==> flow/design.v <==
module iterator(
	clk,
	reset,
	en_ctrl, 
	i, 
	j, 
	k,
	l,
	m, 
	n,
	en_sum,
	en_save,
	fin_r,
	in_row,
	in_col
);
	parameter [8-1:0] CONV_DIM_IMG    = 32;  
	parameter [8-1:0] CONV_DIM_OUT    = 32;  
	parameter [8-1:0] CONV_DIM_KERNEL = 5;   
	parameter [8-1:0] CONV_OUT_CH     = 32;  
	parameter [8-1:0] CONV_DIM_CH     = 3;
	parameter [8-1:0] STRIDE          = 1;
	parameter [8-1:0] PADDING         = 2;
	input clk;
	input en_ctrl;
	input reset;
	output en_sum;
	output en_save;
	output reg fin_r;
	output reg [8-1:0] i;
	output reg [8-1:0] j; 
	output reg [8-1:0] k; 
	output reg [8-1:0] m; 
	output reg [8-1:0] n; 
	output reg [8-1:0] l; 
	output signed [8-1:0]  in_row, in_col;
	reg fin, finish;
	wire cond;
	assign in_row = (STRIDE * j) + m - PADDING;
	assign in_col = (STRIDE * k) + n - PADDING;
	assign cond   = en_ctrl & ~fin_r;
	assign en_sum = (en_ctrl && (l < CONV_DIM_CH) && (in_row >= 8'd0 && in_col >= 8'd0 && in_row < CONV_DIM_IMG && in_col < CONV_DIM_IMG)) ? 1'b1 : 1'b0;
	assign en_save = (m > 8'd0 || n > 8'd0) ? 1'b0 : (j < 8'd2) ? 1'd1 : (l == 8'd0) ? 1'd1 : 1'b0; 
	always @(posedge clk) begin
		if(reset) begin
			fin <= 0;
			fin_r <= 0;
		end else begin
			fin <= finish;
			fin_r <= fin;
		end
	end
	always @(posedge clk) begin
		if(reset) begin
			i <= 0;
			j <= 0;
			k <= 0;
			l <= 0;
			m <= 0;
			n <= 0;
			finish <= 0;
		end else if(cond) begin
		    if(en_sum) begin
				l <= l + 8'd1;
			end else begin
				l <= 0;
				n <= n + 8'd1;
				if(n == (CONV_DIM_KERNEL-1)) begin
			    	n <= 8'b0;
			    	m <= m + 8'b1;
			    	if(m == (CONV_DIM_KERNEL-1)) begin
			    		m <= 0;
			       		k <= k + 8'b1;
			       		if(k == (CONV_DIM_OUT-1)) begin
			           		k <= 0;
			           		j <= j + 8'b1;
			           		if(j == (CONV_DIM_OUT-1)) begin
				           		j <= 0;
				           		i <= i + 8'b1;
				           		if(i == (CONV_OUT_CH-1)) begin
				            		i <= 0;
					          		finish <= 1;
				           		end
				   	    	end
			           	end
		           	end
			    end
			end
		end
	end
endmodule
module addr_generator(
    clk,
    reset,
    enable,
    en_save,
    i,
    j,
    k,
    l,
    m,
    n,
    s_addr,
    w_addr,
    b_addr,
    save_addr
);
    parameter [8-1:0] CONV_DIM_IMG    = 32;
	parameter [8-1:0] CONV_DIM_KERNEL = 5;
	parameter [8-1:0] CONV_DIM_CH     = 3;
    parameter [8-1:0] CONV_OUT_CH     = 32;
    parameter [8-1:0] CONV_DIM_OUT    = 32;
    parameter [8-1:0] STRIDE          = 1;
    parameter [8-1:0] PADDING         = 2;
    parameter [8-1:0] KSIZE           = 4;
    input clk;
    input reset;
    input enable;
    input en_save;
    input [8-1:0] i;
    input [8-1:0] j;
    input [8-1:0] k;
    input [8-1:0] m;
    input [8-1:0] n;
    input [8-1:0] l;
    output reg [16-1:0] s_addr;
    output reg [16-1:0] w_addr;
    output reg [16-1:0] save_addr;
    output reg [16-1:0] b_addr;
    always @(posedge clk) begin
        if(reset) begin
            s_addr <= 0;
            w_addr <= 0;
            b_addr <= 0;
        end else if(enable) begin
            s_addr <= (((((STRIDE * j) + m - PADDING) * CONV_DIM_IMG) + ((STRIDE * k) + n - PADDING)) * CONV_DIM_CH) + l;
            w_addr <= (i * CONV_DIM_CH * CONV_DIM_KERNEL * CONV_DIM_KERNEL) + (((m * CONV_DIM_KERNEL) + (n)) * CONV_DIM_CH) + l;
            b_addr <= i;
        end
    end
    reg [7:0] i_r, j_r, k_r;
    reg [7:0] i_r1, j_r1, k_r1;
    always @(posedge clk) begin
        if (reset) begin
            i_r <= 0;
            j_r <= 0;
            k_r <= 0;
            i_r1 <= 0;
            j_r1 <= 0;
            k_r1 <= 0;
        end else begin
            i_r  <= i;
            i_r1 <= i_r;
            j_r <= j;
            j_r1 <= j_r;
            k_r <= k;
            k_r1 <= k_r;
        end
    end
    always @(posedge clk) begin
        if (reset) begin
            save_addr <= 0;
        end else if(en_save) begin
            if (j == 0 && k == 0) begin
                save_addr <= i_r1 + (((j_r1 * CONV_DIM_OUT) + (k_r1)) * CONV_OUT_CH);
            end else begin
                save_addr <= i + (((j * CONV_DIM_OUT) + (k[KSIZE:0]-1'b1)) * CONV_OUT_CH);
            end
        end
    end
endmodule  
module conv_ctrl(
    clk,
    reset,
    en_ctrl,
    s_addr,
    w_addr,
    b_addr,
    save_addr,
    en_sum,
    en_save,
    en_write,
    s_convout,
    en_sat,
    en_mac,
    en_mult_r,
    finish
);
    parameter [8-1:0] CONV_DIM_IMG    = 32;
    parameter [8-1:0] CONV_DIM_OUT    = 32;    
    parameter [8-1:0] CONV_DIM_KERNEL = 5;     
    parameter [8-1:0] CONV_DIM_CH     = 3;    
    parameter [8-1:0] CONV_OUT_CH     = 32;   
    parameter [8-1:0] STRIDE          = 1;    
    parameter [8-1:0] PADDING         = 2;    
    parameter [8-1:0] KSIZE           = 4;
    localparam [2:0] START     = 0;
    localparam [2:0] ITERATING = 1;
    localparam [2:0] SAVE      = 2;
    localparam [2:0] END       = 3;
    input clk;
    input reset;
    input en_ctrl;
    output [16-1:0] s_addr;
    output [16-1:0] w_addr;
    output [16-1:0] save_addr;
    output [16-1:0] b_addr;
    output finish;
    output en_sum, en_save;
    output en_mult_r;
    output reg en_write, en_mac, en_sat, s_convout;
    wire [8-1:0] i, j, k, l, m, n;
    wire signed [8-1:0] in_row, in_col;
    reg en_read;
    assign en_mult_r = (k >= 8'd2 || j == 8'd2) ? 1'b1 
                     : (k == 8'd1 || j == 8'd1) ? 1'b0 
                     : (m > 8'd0  || n > 8'd0) ? 1'b0 : 1'b1; 
    always @(posedge clk) begin
        if (reset) begin
            en_read   <= 1'b0;
            en_write  <= 1'b0;
            s_convout <= 1'b0;
            en_mac    <= 1'b0; 
            en_sat    <= 1'b0;
        end else if (en_ctrl) begin
            en_read   <= en_sum;
            en_mac    <= en_read;
            s_convout <= en_save;
            en_sat    <= en_save;
            en_write  <= en_sat;
        end
    end
    iterator #(
        .CONV_DIM_IMG(CONV_DIM_IMG),
        .CONV_DIM_OUT(CONV_DIM_OUT),
        .CONV_DIM_KERNEL(CONV_DIM_KERNEL),
        .CONV_OUT_CH(CONV_OUT_CH),
        .CONV_DIM_CH(CONV_DIM_CH),
        .STRIDE(STRIDE),
        .PADDING(PADDING)
    ) iter (
        .clk(clk),
        .reset(reset),
        .en_ctrl(en_ctrl),
        .i(i),
        .j(j),
        .k(k),
        .l(l),
        .m(m),
        .n(n),
        .en_sum(en_sum),
        .en_save(en_save),    
        .fin_r(finish),
        .in_row(in_row),
        .in_col(in_col)
    );
    addr_generator #(
        .CONV_DIM_IMG(CONV_DIM_IMG),
        .CONV_DIM_KERNEL(CONV_DIM_KERNEL),
        .CONV_DIM_CH(CONV_DIM_CH),
        .CONV_DIM_OUT(CONV_DIM_OUT),
        .CONV_OUT_CH(CONV_OUT_CH),
        .STRIDE(STRIDE),
        .PADDING(PADDING),
        .KSIZE(KSIZE)
    ) address_generator (
        .clk(clk),
        .reset(reset),
        .enable(en_sum),
        .en_save(s_convout),
        .i(i),
        .j(j),
        .k(k),
        .l(l),
        .m(m),
        .n(n),
        .s_addr(s_addr),
        .w_addr(w_addr),
        .b_addr(b_addr),
        .save_addr(save_addr)
    );
endmodule
module sig_altmult_accum
(
	input [7:0] dataa,
	input [7:0] datab,
	input clk, aclr, clken, sload,
	output signed [17:0] adder_out
);
	reg	signed [17:0] old_result;
	reg signed [17:0] accum_out;
	wire signed [17:0] multa;
	reg sload_reg;
	assign multa = $signed(dataa) * $signed(datab);
	always @ (accum_out, sload_reg)
	begin
		if (sload_reg)
			old_result <= 0;
		else
			old_result <= accum_out;
	end
	assign adder_out = accum_out;
	always @ (posedge clk)
	begin
		if (aclr)
		begin
			sload_reg <= 0;
			accum_out <= 0;
		end
		else if (clken)
		begin
			sload_reg <= sload;
			accum_out <= old_result + multa;
		end
	end
endmodule
module convolve(
    clk,
    reset,
    clken,
    s_convout,
    en_sat,
    en_mult_r,
    bias,
    signal,
    weight,
    convout
);
    parameter BIAS_SHIFT = 6;
    parameter OUT_SHIFT  = 9;
    input  clk, reset, clken, s_convout, en_sat, en_mult_r;
    input  [7:0] signal, weight;
    input  [7:0] bias;
    output wire signed [7:0] convout;
    wire signed [17:0] adder_out;
    reg signed  [17:0] conv_temp;
    sig_altmult_accum mac(
        .clk(clk),
        .aclr(reset | s_convout),
        .clken(clken),
        .sload(s_convout),
        .dataa(signal),
        .datab(weight),
        .adder_out(adder_out)
    );
    reg signed [17:0] multa_r;
    always @(posedge clk) begin
        if(reset) begin
            multa_r <= 18'b0;
        end else if(en_mult_r) begin
            if (clken && s_convout) begin
                multa_r <= $signed(signal) * $signed(weight);
            end
        end else begin
            multa_r <= 18'b0;
        end
    end
    always @(posedge clk) begin
        if(reset) begin
            conv_temp <= 18'b0;
        end else if(en_sat) begin
            conv_temp <= (adder_out + multa_r + ($signed(bias) <<< BIAS_SHIFT)) >>> OUT_SHIFT;
        end
    end
    assign convout = (conv_temp >  18'sd127) ?  8'd127  :
                     (conv_temp < -18'sd128) ? -8'd128  : conv_temp[7:0];
endmodule
module conv_engine(
    input         clk,
    input         reset,
    input         en_ctrl,
    output [15:0] s_addr,
    output [15:0] w_addr,
    output [15:0] b_addr,
    input  [7:0]  signal,
    input  [7:0]  weight,
    input  [7:0]  bias,
    output [15:0] save_addr,
    output [7:0]  convout,
    output        en_write,
    output        finish
);
    wire s_convout, en_save, en_sum;
    wire en_mac, en_sat, en_mult_r;
    conv_ctrl groundctrl (
        .clk(clk),
        .reset(reset),
        .en_ctrl(en_ctrl),
        .s_addr(s_addr),
        .w_addr(w_addr),
        .b_addr(b_addr),
        .save_addr(save_addr),
        .en_sum(en_sum),
        .en_save(en_save),
        .en_write(en_write),
        .s_convout(s_convout),
        .en_sat(en_sat),
        .en_mac(en_mac),
        .en_mult_r(en_mult_r),
        .finish(finish)
    );
    convolve conv (
        .clk(clk),
        .reset(reset),
        .clken(en_mac),
        .s_convout(en_write),
        .en_sat(en_sat),
        .en_mult_r(en_mult_r),
        .bias(bias),
        .signal(signal),
        .weight(weight),
        .convout(convout)
    );
endmodule
* Reports on conv_engine *
The steps from the RTL of conv_engine to its reports follow in flow order.
Lines are those of the file above, counted from 1.
Cell names lack the library's common part.
A cell with n/a has no value.

inputs
  top = conv_engine
  clock input = clk
  library = sky130hd
  library corner = tt_025C_1v80

* Word-level counts *
Yosys after proc, flatten, opt, wreduce and memory -nomap, before mapping. Enables and synchronous resets that opt folds into registers are not counted as muxes. Memory bits, and registers merged into a memory's read port (data or address), are not among the register bits. Print and check cells are not counted.

operators by class
  $add $sub $neg = 27
  $mul = 7
  magnitude comparators = 11
  equal/unequal tests = 8
  muxes and demuxes = 17
  bitwise logic cells = 5
  reduce/logical cells = 20

operators with widths
  kind                                                                count
  multiplier 8 x 8 -> 16 bit                                          1
  two-way mux 8 bit                                                   8
  multiplier 13 x 3 -> 16 bit (second input constant)                 1
  adder 8 x 1 -> 8 bit (second input constant)                        6
  multiplier 10 x 3 -> 13 bit (second input constant)                 1
  adder 18 bit                                                        2
  multiplier 8 x 3 -> 11 bit (second input constant)                  1
  multiplier 16 x 2 -> 16 bit (second input constant)                 1
  adder 16 x 8 -> 16 bit                                              2
  adder 8 x 16 -> 16 bit                                              2
  multiplier 12 x 2 -> 14 bit (second input constant)                 1
  equality test 8 x 5 -> 1 bit (second input constant)                3
  logical NOT 8 bit                                                   3
  multiplier 8 x 2 -> 10 bit (second input constant)                  1
  subtractor 9 x 2 -> 10 bit (second input constant)                  2
  adder 18 x 14 -> 18 bit                                             1
  adder 8 x 8 -> 9 bit                                                2
  two-way mux 18 bit                                                  1
  adder 15 x 10 -> 16 bit                                             1
  adder 16 x 14 -> 16 bit                                             1
  greater-or-equal comparator 8 x 1 -> 1 bit (second input constant)  2
  > comparator 8 x 1 -> 1 bit (second input constant)                 2
  equality test 8 x 1 -> 1 bit (second input constant)                2
  subtractor 8 x 2 -> 8 bit (second input constant)                   2
  < comparator 8 x 2 -> 1 bit (second input constant)                 2
  equality test 8 x 3 -> 1 bit (second input constant)                2
  < comparator 8 x 6 -> 1 bit (second input constant)                 2
  adder 8 bit                                                         2

Not listed: further kinds 22, cells in them 38.

word-level totals
  register bits = 201
  output and inout port bits = 74
  elaborated cells = 122

* Depth *
Depth = most cells in a row (Yosys ltp): at word level without a register or memory, in the mapped netlist without a sequential cell, where the memories' decode and read muxes count.

depth
  word-level depth = 10
  ABC_AREA = 0
  mapped depth = 27
  gate-level depth less buffers = 27

* Synthesis result *
The flow's flattened synthesis, as Yosys stat reports it; memories are mapped. The netlist is that of the ABC_AREA named above (0 if unset); the other value can give another one.

synthesis totals
  mapped cells = 2049
  mapped area = 0.0175643 mm2
  area of sequential cells = 0.0039838 mm2
  mapped flip-flops = 199
  buffers = 69

cell types
  type      count  total area (um2)
  dfxtp_1   199    3.98E+03
  ha_1      231    2.89E+03
  fa_1      119    2.38E+03
  inv_1     261    979.69
  xnor2_1   105    919.632
  a21oi_1   149    745.715
  nand2_1   180    675.648
  nor2_1    161    604.33
  nor2b_1   54     337.824
  xor2_1    38     332.819
  a21o_1    38     285.274
  o21ai_0   57     285.274
  mux2i_1   27     270.259
  and2_1    38     237.728
  nand3_1   41     205.197
  nor3_1    36     180.173
  clkbuf_1  46     172.666
  a211oi_1  21     157.651

Not listed: further types 59, cells in them 248.
By module: a second synthesis without flattening, with its own total; a netlist apart from the flattened one above.

second synthesis, totals
  cell total of the unflattened synthesis = 2435
  area (unflattened synthesis) = 0.021408 mm2

Rows give one instance, submodules left out.

modules
  module             instances  cells  area (mm2)  seq. area (mm2)
  addr_generator     1          1039   0.0091375   0.0020019
  convolve           1          497    0.0043617   0.0005005
  sig_altmult_accum  1          416    0.0039726   0.0003804
  iterator           1          453    0.003671    0.001021
  conv_ctrl          1          30     0.0002653   0.0000801
  conv_engine        1          0      0           0

* Path before layout *
Source: OpenSTA report_checks on the synthesized netlist (no wires, ideal clock, input and output delay 20% of the period each), path of least setup slack; recovery checks are left aside. Register names are those of the netlist, which keeps one name where synthesis merged equal registers.

timing post-synthesis
  path kind = in2reg
  start point = in signal[1]
  end point = reg conv.mac.accum_out[17]
  clock period = 10000 ps
  external input delay = 2000 ps
  time at the first pin = 2000 ps
  arrival time = 7230 ps
  required time = 9884 ps
  slack = 2654 ps
  path delay = 5346 ps
  stages = 21
  path buffers = 0
  synthesis period reached = 7346 ps

"path delay" = arrival - input delay + setup time.
"stages": output pins that drive a net of the path, with the launching flip-flop's if there is one; two outputs of one cell count as two.
"synthesis period reached" is the clock period less the worst setup slack; recovery checks do not enter. This is arithmetic on one report: input and output delays are still those of the set period (20% each).
The rows between start and end are the longest chain of elaborated cells between them; the timing report does not say that the signal goes this way. Where chains are equally long, one stands for them.
A line is the first line of the expression or statement that the cell stems from. Yosys adds cells for indexed reads and writes and turns some case tables into memories.

on the way, post-synthesis
  path through = nand2_1 -> fa_1 -> fa_1 -> fa_1 -> fa_1 -> inv_1 -> ha_1 -> a21o_1 -> a21oi_1 -> o21bai_1 -> a21oi_1 -> o21ai_0 -> a21oi_1 -> xnor2_1 -> ha_1 -> nand2_1 -> a2111oi_0 -> o31ai_1 -> o311ai_0 -> a21oi_1 -> a31o_2
  length of the longest elaborated chain = 2
  elaborated cells on any way between the ends = 2
  those cells by class = 1 x add/sub; 1 x mul

ends and longest elaborated chain, post-synthesis
  element                     line  text
  start, declared             375   input  [7:0]  signal,
  multiplier 8 x 8 -> 16 bit  294   assign multa = $signed(dataa) * $signed(datab);
  adder 18 bit                313   accum_out <= old_result + multa;
  end, assigned               308   accum_out <= 0;
  end, assigned               313
  end, declared               291   reg signed [17:0] accum_out;

Some nets on the timed path still bear RTL names; the line given drives or declares the net.

named nets, post-synthesis
  signal              line
  conv.mac.multa[12]  294

* Timing after layout *
Path of least setup slack in the final report of stored run 1 (OpenROAD, finished layout, wires in). Where an end is a register, its clock arrival counts in the times.
The path's times are printed in steps of 10 ps; the period is the one set.

timing post-layout
  path kind = in2reg
  start point = in weight[1]
  end point = reg conv.mac.accum_out[14]
  clock period = 6040 ps
  external input delay = 1210 ps
  time at the first pin = 1210 ps
  arrival time = 6640 ps
  required time = 6370 ps
  slack = -270 ps
  stages = 29
  path buffers = 9

The rows between start and end are the longest chain of elaborated cells between them; the timing report does not say that the signal goes this way. Where chains are equally long, one stands for them.

on the way, post-layout
  path through = buf_8 -> buf_6 -> buf_4 -> and2_4 -> ha_4 -> fa_1 -> ha_4 -> fa_1 -> ha_4 -> fa_2 -> a21o_1 -> a21oi_2 -> o21bai_1 -> a21oi_2 -> xnor2_1 -> buf_4 -> ha_4 -> buf_6 -> a21oi_4 -> o21ai_4 -> buf_6 -> a32oi_2 -> a21oi_2 -> buf_4 -> buf_6 -> buf_6 -> xor2_1 -> mux2i_1 -> nor2_1
  length of the longest elaborated chain = 2
  elaborated cells on any way between the ends = 2
  those cells by class = 1 x add/sub; 1 x mul

ends and longest elaborated chain, post-layout
  element                     line  text
  start, declared             376   input  [7:0]  weight,
  multiplier 8 x 8 -> 16 bit  294   assign multa = $signed(dataa) * $signed(datab);
  adder 18 bit                313   accum_out <= old_result + multa;
  end, assigned               308   accum_out <= 0;
  end, assigned               313
  end, declared               291   reg signed [17:0] accum_out;

Some nets on the timed path still bear RTL names; the line given drives or declares the net.

named nets, post-layout
  signal              line
  conv.mac.multa[10]  294

Add stored flow runs of conv_engine

Record of 6 stored runs of the RTL-to-layout flow on conv_engine, platform sky130hd. The runs are unordered. Constraints: input delay and output delay 20% of the set period each, output load 0.01 pF.
"clock period reached" means the clock period less the worst setup slack. The figure is calculated, with input and output delays left at 20% of the set period.
By "critical setup path time" is meant the share of the clock period that the worst setup path is allowed (20% is reserved at inputs, 20% at outputs), minus its slack. Clock arrival times at its registers enter into it.
"critical setup path time" is given in steps of 10 ps.
Among the settings, n/a means not set for that run.

item                                    stored run 1  stored run 2  stored run 3  stored run 4  stored run 5  stored run 6
CORE_ASPECT_RATIO                       0.71          n/a           0.54          n/a           n/a           0.58
CORE_MARGIN                             3             2             2             2             2             2
CORE_UTILIZATION                        66            32            65            40            40            34
MAX_ROUTING_LAYER                       met4          n/a           n/a           n/a           n/a           n/a
PLACE_DENSITY_LB_ADDON                  0.08          0.11          n/a           n/a           n/a           0.12
SETUP_SLACK_MARGIN                      0.69          -0.21         n/a           0.83          n/a           2.65
SLEW_MARGIN                             30            30            15            20            20            35
period_ns                               6.04          4.76          10.3          8.44          5.1           10.4
CAP_MARGIN                              20            5             25            20            20            35
ABC_AREA                                n/a           1             0             n/a           n/a           n/a
CELL_PAD_IN_SITES_GLOBAL_PLACEMENT      n/a           2             n/a           n/a           n/a           0
CTS_CLUSTER_DIAMETER                    n/a           330           n/a           n/a           n/a           n/a
CTS_CLUSTER_SIZE                        n/a           40            n/a           n/a           n/a           99
GPL_ROUTABILITY_DRIVEN                  n/a           0             1             n/a           n/a           n/a
GPL_TIMING_DRIVEN                       n/a           1             n/a           n/a           n/a           n/a
MIN_ROUTING_LAYER                       n/a           met2          met1          n/a           n/a           n/a
TNS_END_PERCENT                         n/a           35            60            n/a           n/a           55
HOLD_SLACK_MARGIN                       n/a           n/a           n/a           n/a           n/a           -0.07
lowest setup slack (ps)                 -269          -692          1786          1149          -726          2942
standard-cell area after routing (mm2)  0.0223639     0.0243709     0.0193023     0.0196501     0.0236414     0.019799
total negative setup slack (ps)         -706          -9082         0             0             -4964         0
Yosys chip area after synthesis (mm2)   0.0175643     0.018225      0.0175643     0.0175643     0.0175643     0.0175643
critical setup path time (ps)           5100          5450          6450          5600          4810          5380
type of the worst setup path            in2reg        reg2reg       in2reg        in2reg        in2reg        in2reg
clock period reached (ps)               6309          5452          8514          7291          5826          7458
total die area (mm2)                    0.0286353     0.058879      0.0284158     0.0456036     0.0456036     0.0535615
